==> flow/design.v <==
module cordic_phase_shifter #(parameter DEPTH = 1, LOG2_PHASE_SCALE = 1)(
input clk,
input rst_n,
input signed [8:0] x_in,
input signed [8:0] y_in,
input signed [31:0] p,
output reg signed [8:0] x_out,
output reg signed [8:0] y_out,
output reg signed [31:0] phase_final
);
wire signed [31:0] atan_table [0:30];
   assign atan_table[0]  = 32'b00100000000000000000000000000000; 
   assign atan_table[1]  = 32'b00010010111001000000010100011101; 
   assign atan_table[2]  = 32'b00001001111110110011100001011011; 
   assign atan_table[3]  = 32'b00000101000100010001000111010100; 
   assign atan_table[4]  = 32'b00000010100010110000110101000011;
   assign atan_table[5]  = 32'b00000001010001011101011111100001;
   assign atan_table[6]  = 32'b00000000101000101111011000011110;
   assign atan_table[7]  = 32'b00000000010100010111110001010101;
   assign atan_table[8]  = 32'b00000000001010001011111001010011;
   assign atan_table[9]  = 32'b00000000000101000101111100101110;
   assign atan_table[10] = 32'b00000000000010100010111110011000;
   assign atan_table[11] = 32'b00000000000001010001011111001100;
   assign atan_table[12] = 32'b00000000000000101000101111100110;
   assign atan_table[13] = 32'b00000000000000010100010111110011;
   assign atan_table[14] = 32'b00000000000000001010001011111001;
   assign atan_table[15] = 32'b00000000000000000101000101111101;
   assign atan_table[16] = 32'b00000000000000000010100010111110;
   assign atan_table[17] = 32'b00000000000000000001010001011111;
   assign atan_table[18] = 32'b00000000000000000000101000101111;
   assign atan_table[19] = 32'b00000000000000000000010100011000;
   assign atan_table[20] = 32'b00000000000000000000001010001100;
   assign atan_table[21] = 32'b00000000000000000000000101000110;
   assign atan_table[22] = 32'b00000000000000000000000010100011;
   assign atan_table[23] = 32'b00000000000000000000000001010001;
   assign atan_table[24] = 32'b00000000000000000000000000101000;
   assign atan_table[25] = 32'b00000000000000000000000000010100;
   assign atan_table[26] = 32'b00000000000000000000000000001010;
   assign atan_table[27] = 32'b00000000000000000000000000000101;
   assign atan_table[28] = 32'b00000000000000000000000000000010;
   assign atan_table[29] = 32'b00000000000000000000000000000001;
   assign atan_table[30] = 32'b00000000000000000000000000000000;
reg signed [8:0] next_x_out, next_y_out;
reg signed [31:0] next_phase_final;
wire signed [31:0] atan_val;
always @(posedge clk) begin
    if (!rst_n) begin
        x_out <= x_in;
        y_out <= y_in;
        phase_final <= p;
    end 
    else begin
        x_out <= next_x_out;
        y_out <= next_y_out;
        phase_final <= next_phase_final;
    end
end
localparam [8:0] DEPTH_CASTED = DEPTH[8:0];
assign atan_val = atan_table[DEPTH_CASTED] >>> LOG2_PHASE_SCALE;
always @* begin
    next_x_out = x_in + (y_in >>> DEPTH_CASTED);
    next_y_out = y_in - (x_in >>> DEPTH_CASTED);
    next_phase_final = p + atan_val;
    if (p[31] == 1'b0) begin
        next_x_out = x_in - (y_in >>> DEPTH_CASTED);
        next_y_out = y_in + (x_in >>> DEPTH_CASTED);
        next_phase_final = p - atan_val;
    end
end
endmodule
module pipeline(
input clk,
input rst_n,
input signed [8:0] x_in,
input signed [8:0] y_in,
input signed [31:0] phase_in,
input in_valid,
output signed [8:0] x_out,
output signed [8:0] y_out,
output signed [31:0] phase_out,
output out_valid
);
    wire signed [8:0] x_stage [0:31];
    wire signed [8:0] y_stage [0:31];
    wire signed [31:0] phase_stage [0:31];
    assign x_stage[0] = x_in;
    assign y_stage[0] = y_in;
    assign phase_stage[0] = phase_in;
genvar i;
generate
        for (i = 0; i < 31; i = i + 1) begin : cordic_stages
            cordic_phase_shifter #(
                .DEPTH(i),
                .LOG2_PHASE_SCALE(0)
            ) stage_inst (
                .clk(clk),
                .rst_n(rst_n),
                .x_in(x_stage[i]),
                .y_in(y_stage[i]),
                .p(phase_stage[i]),
                .x_out(x_stage[i+1]),
                .y_out(y_stage[i+1]),
                .phase_final(phase_stage[i+1])
            );
        end
endgenerate
    reg [30:0] valid_stage;
    always @(posedge clk) begin
        if (!rst_n)
            valid_stage <= 31'd0;
        else
            valid_stage <= {valid_stage[29:0], in_valid};
    end
    assign out_valid = valid_stage[30];
    assign x_out = x_stage[31];
    assign y_out = y_stage[31];
    assign phase_out = phase_stage[31];
endmodule
[Step by step through the tools: pipeline]
The steps from the RTL of pipeline to its reports follow in flow order.
Lines are those of the file above, counted from 1.
A cell with -- has no value.
Set-up
  design top: pipeline
  clock port: clk
  standard-cell library: sky130hd
  timing corner: tt_025C_1v80

[Word level]
Counts by Yosys on the flattened word-level netlist (proc, flatten, opt, wreduce). Print and check cells are left out. Cells with the same type and inputs are merged into one.
Cells by class
  add/subtract/negate cells: 183
  multiplexer cells: 184
Operator list (count)
  2-to-1 mux 32 bit: 60
  2-to-1 mux 9 bit: 124
  adder 9 x 1 -> 9 bit: 46
  subtractor 9 x 1 -> 9 bit: 46
  adder 32 x 10 -> 32 bit (second input constant): 1
  subtractor 32 x 10 -> 32 bit (second input constant): 1
  adder 32 x 11 -> 32 bit (second input constant): 1
  subtractor 32 x 11 -> 32 bit (second input constant): 1
  adder 32 x 12 -> 32 bit (second input constant): 1
  subtractor 32 x 12 -> 32 bit (second input constant): 1
  adder 32 x 13 -> 32 bit (second input constant): 1
  subtractor 32 x 13 -> 32 bit (second input constant): 1
  adder 32 x 14 -> 32 bit (second input constant): 1
  subtractor 32 x 14 -> 32 bit (second input constant): 1
  adder 32 x 15 -> 32 bit (second input constant): 1
  subtractor 32 x 15 -> 32 bit (second input constant): 1
  adder 32 x 16 -> 32 bit (second input constant): 1
  subtractor 32 x 16 -> 32 bit (second input constant): 1
  adder 32 x 17 -> 32 bit (second input constant): 1
  subtractor 32 x 17 -> 32 bit (second input constant): 1
  adder 32 x 18 -> 32 bit (second input constant): 1
  subtractor 32 x 18 -> 32 bit (second input constant): 1
  adder 32 x 19 -> 32 bit (second input constant): 1
  subtractor 32 x 19 -> 32 bit (second input constant): 1
  adder 32 x 2 -> 32 bit (second input constant): 1
  subtractor 32 x 2 -> 32 bit (second input constant): 1
  adder 32 x 20 -> 32 bit (second input constant): 1
  subtractor 32 x 20 -> 32 bit (second input constant): 1
Other operator kinds: 52; their cells: 67.
Bit counts
  output and inout bits: 51
  flip-flop bits (word level): 1581

[Depth]
Depth = most cells in a row (Yosys ltp): at word level without a register or memory, in the mapped netlist without a sequential cell, where the memories' decode and read muxes count.
Logic depth
  word-level depth: 3
  ABC_AREA: 0
  depth in mapped cells: 16
  depth with buffers taken out: 16

[After synthesis]
The flow's flattened synthesis, as Yosys stat reports it; memories are mapped. The netlist is that of the ABC_AREA named above (0 if unset); the other value can give another one.
Cells by type (count)
  sky130_fd_sc_hd__dfxtp_1: 1581
  sky130_fd_sc_hd__ha_1: 1378
  sky130_fd_sc_hd__mux2_2: 987
  sky130_fd_sc_hd__xnor2_1: 869
  sky130_fd_sc_hd__a21oi_1: 1094
  sky130_fd_sc_hd__a21o_1: 722
  sky130_fd_sc_hd__xor2_1: 368
  sky130_fd_sc_hd__nor2_1: 713
  sky130_fd_sc_hd__nand2_1: 673
  sky130_fd_sc_hd__o21ai_0: 502
  sky130_fd_sc_hd__inv_1: 578
  sky130_fd_sc_hd__fa_1: 93
  sky130_fd_sc_hd__o21bai_1: 219
  sky130_fd_sc_hd__clkbuf_1: 308
  sky130_fd_sc_hd__nor2b_1: 144
  sky130_fd_sc_hd__mux2i_1: 88
  sky130_fd_sc_hd__nand3_1: 172
  sky130_fd_sc_hd__o21a_1: 114
Not listed: further types 79, cells in them 1436.
Mapped netlist
  area of sequential cells: 31650.4 um2
  flip-flop cells: 1581
  buffer cells: 348
  cell area after synthesis: 110110.6 um2
  mapped cells: 12039
By module: a second synthesis without flattening, with its own total; a netlist apart from the flattened one above.
Second synthesis, totals
  cells (unflattened synthesis): 13892
  area (unflattened synthesis): 120684.5 um2
Rows give one instance, submodules left out.
By module
  cordic_phase_shifter: area 4524.3 um2, seq. area 1001.0 um2, times used 1, cells 562
  cordic_phase_shifter: area 4478.0 um2, seq. area 1001.0 um2, times used 1, cells 541
  cordic_phase_shifter: area 4256.6 um2, seq. area 1001.0 um2, times used 1, cells 522
  cordic_phase_shifter: area 4226.6 um2, seq. area 1001.0 um2, times used 1, cells 494
  cordic_phase_shifter: area 4136.5 um2, seq. area 1001.0 um2, times used 1, cells 487
  cordic_phase_shifter: area 4103.9 um2, seq. area 1001.0 um2, times used 1, cells 475
  cordic_phase_shifter: area 4087.7 um2, seq. area 1001.0 um2, times used 1, cells 486
  cordic_phase_shifter: area 4080.2 um2, seq. area 1001.0 um2, times used 1, cells 461
  cordic_phase_shifter: area 4060.1 um2, seq. area 1001.0 um2, times used 1, cells 473
  cordic_phase_shifter: area 4040.1 um2, seq. area 1001.0 um2, times used 1, cells 485
  cordic_phase_shifter: area 4017.6 um2, seq. area 1001.0 um2, times used 1, cells 480
  cordic_phase_shifter: area 3998.8 um2, seq. area 1001.0 um2, times used 1, cells 448
  cordic_phase_shifter: area 3992.6 um2, seq. area 1001.0 um2, times used 1, cells 471
  cordic_phase_shifter: area 3986.3 um2, seq. area 1001.0 um2, times used 1, cells 465
Further modules, not shown: 18.

[Path before layout]
Path of least setup slack by OpenSTA after synthesis, without wires, with an ideal clock, recovery checks aside; 20% of the period is set as input and as output delay. Where synthesis merged equal registers, the netlist keeps one of their names.
Path post-synthesis
  path kind: register to register
  start: register cordic_stages[0].stage_inst.phase_final[31]
  end: register cordic_stages[1].stage_inst.phase_final[25]
  path delay: 4108 ps
  period: 10000 ps
  library setup time: 121 ps
  data required time: 9879 ps
  arrival time: 3987 ps
  setup slack: 5892 ps
  path buffers: 2
  launch time at the first pin: 0 ps
  stages on the path: 15
  period reached after synthesis: 4108 ps
"path delay" is the arrival time less input delay plus setup time.
"stages on the path" counts driving pins, that of a launching flip-flop among them; a cell with two outputs on the path counts twice.
"period reached after synthesis" = period - worst setup slack (recovery checks aside). The figure is calculated, with input and output delays left at 20% of the set period.
The rows between start and end are the longest chain of elaborated cells between them; the timing report does not say that the signal goes this way. Where chains are equally long, one stands for them.
Each line given opens the expression or statement behind the cell; cells for indexed reads and writes are added by Yosys, which also makes memories of some case tables.
On the way, post-synthesis
  cell sequence: sky130_fd_sc_hd__dfxtp_1 sky130_fd_sc_hd__clkbuf_1 sky130_fd_sc_hd__buf_1 sky130_fd_sc_hd__inv_1 sky130_fd_sc_hd__ha_1 sky130_fd_sc_hd__a21oi_1 sky130_fd_sc_hd__nor2_1 sky130_fd_sc_hd__or4b_4 sky130_fd_sc_hd__a221oi_2 sky130_fd_sc_hd__o21ai_1 sky130_fd_sc_hd__o21a_2 sky130_fd_sc_hd__a41o_4 sky130_fd_sc_hd__a31oi_4 sky130_fd_sc_hd__xnor2_1 sky130_fd_sc_hd__mux2_4
  cells in the longest elaborated chain: 2
  elaborated cells on any way between the ends: 2
  source lines of those cells: 2
  those cells by class: mux: 2
RTL lines, path post-synthesis
  from (decl): RTL line 9  | output reg signed [31:0] phase_final
  from (assign): RTL line 50  | phase_final <= p;
  from (assign): RTL line 55  | phase_final <= next_phase_final;
  2-to-1 mux 32 bit: RTL line 64  | if (p[31] == 1'b0) begin
  2-to-1 mux 32 bit: RTL line 47  | if (!rst_n) begin
  to (assign): RTL line 50
  to (assign): RTL line 55
  to (decl): RTL line 9

[Timing after layout]
From the final timing report of job 2: the path of least setup slack in the routed layout; clock arrival at registers is part of the times.
The report prints the path's times to 10 ps; the period is as set.
Path post-layout
  path kind: register to register
  start: register cordic_stages[26].stage_inst.phase_final[31]
  end: register cordic_stages[27].stage_inst.phase_final[31]
  setup slack: 640 ps
  library setup time: 180 ps
  path buffers: 1
  launch time at the first pin: 840 ps
  arrival time: 4660 ps
  data required time: 5300 ps
  stages on the path: 13
  period: 4630 ps
The rows between start and end are the longest chain of elaborated cells between them; the timing report does not say that the signal goes this way. Where chains are equally long, one stands for them.
On the way, post-layout
  cell sequence: sky130_fd_sc_hd__dfxtp_1 sky130_fd_sc_hd__inv_1 sky130_fd_sc_hd__buf_4 sky130_fd_sc_hd__ha_1 sky130_fd_sc_hd__a21oi_1 sky130_fd_sc_hd__nand2b_1 sky130_fd_sc_hd__a21oi_1 sky130_fd_sc_hd__o21a_1 sky130_fd_sc_hd__o21ai_0 sky130_fd_sc_hd__o2111ai_1 sky130_fd_sc_hd__nand3_1 sky130_fd_sc_hd__and3_1 sky130_fd_sc_hd__o41ai_1
  cells in the longest elaborated chain: 3
  elaborated cells on any way between the ends: 4
  source lines of those cells: 4
  those cells by class: add/sub: 2; mux: 2
RTL lines, path post-layout
  from (decl): RTL line 9  | output reg signed [31:0] phase_final
  from (assign): RTL line 50  | phase_final <= p;
  from (assign): RTL line 55  | phase_final <= next_phase_final;
  subtractor 32 x 4 -> 32 bit: RTL line 67  | next_phase_final = p - atan_val;
  2-to-1 mux 32 bit: RTL line 64  | if (p[31] == 1'b0) begin
  2-to-1 mux 32 bit: RTL line 47  | if (!rst_n) begin
  to (assign): RTL line 50
  to (assign): RTL line 55
  to (decl): RTL line 9

4 stored runs of pipeline in the flow (synthesis by Yosys, layout by OpenROAD, sky130hd cells), in arbitrary order. Constraints: input delay and output delay 20% of the set period each, output load 0.01 pF.
"achieved clock period" = clock period - worst setup slack. The figure is calculated, with input and output delays left at 20% of the set period.
By "worst setup path time" is meant the share of the clock period that the worst setup path is allowed (20% is reserved at inputs, 20% at outputs), minus its slack. Clock arrival times at its registers enter into it.
"worst setup path time" is known to 10 ps.
[job 1] settings: ABC_AREA=0, CAP_MARGIN=35, CELL_PAD_IN_SITES_GLOBAL_PLACEMENT=3, CORE_ASPECT_RATIO=0.65, CORE_MARGIN=4, CORE_UTILIZATION=70, CTS_CLUSTER_DIAMETER=169, GPL_ROUTABILITY_DRIVEN=0, GPL_TIMING_DRIVEN=1, MAX_ROUTING_LAYER=met4, PLACE_DENSITY_LB_ADDON=0.22, SETUP_SLACK_MARGIN=-0.26, period_ns=3.31, SLEW_MARGIN=20
[job 1] result: did not finish, placement stopped with FLW-0024
[job 2] settings: CORE_UTILIZATION=23, SETUP_SLACK_MARGIN=-0.24, period_ns=4.63, CAP_MARGIN=20, CORE_MARGIN=2, SLEW_MARGIN=20
[job 2] result: chip area after synthesis (Yosys) 110110.6 um2, die area 484291.0 um2, standard-cell area of the final layout 124736.0 um2, utilization 26.1%, worst setup slack after layout 637 ps, total negative slack 0 ps, worst hold slack 306 ps, achieved clock period 3993 ps, worst setup path time 3990 ps, worst setup path kind register to register
[job 3] settings: ABC_AREA=1, CELL_PAD_IN_SITES_DETAIL_PLACEMENT=2, CELL_PAD_IN_SITES_GLOBAL_PLACEMENT=0, CORE_ASPECT_RATIO=1.72, CORE_UTILIZATION=40, CTS_CLUSTER_DIAMETER=188, CTS_CLUSTER_SIZE=30, GPL_ROUTABILITY_DRIVEN=0, GPL_TIMING_DRIVEN=0, PLACE_DENSITY_LB_ADDON=0.06, SLEW_MARGIN=5, TNS_END_PERCENT=50, period_ns=3.04, CAP_MARGIN=20, CORE_MARGIN=2
[job 3] result: did not finish, placement stopped with DPL-0033
[job 4] settings: CORE_ASPECT_RATIO=1.22, CORE_UTILIZATION=23, MAX_ROUTING_LAYER=met4, PLACE_DENSITY_LB_ADDON=0.01, SLEW_MARGIN=30, period_ns=3.21, CAP_MARGIN=20, CORE_MARGIN=2
[job 4] result: chip area after synthesis (Yosys) 110110.6 um2, die area 484318.0 um2, standard-cell area of the final layout 140920.0 um2, utilization 29.6%, worst setup slack after layout -48 ps, total negative slack -87 ps, worst hold slack 142 ps, achieved clock period 3258 ps, worst setup path time 3260 ps, worst setup path kind register to register
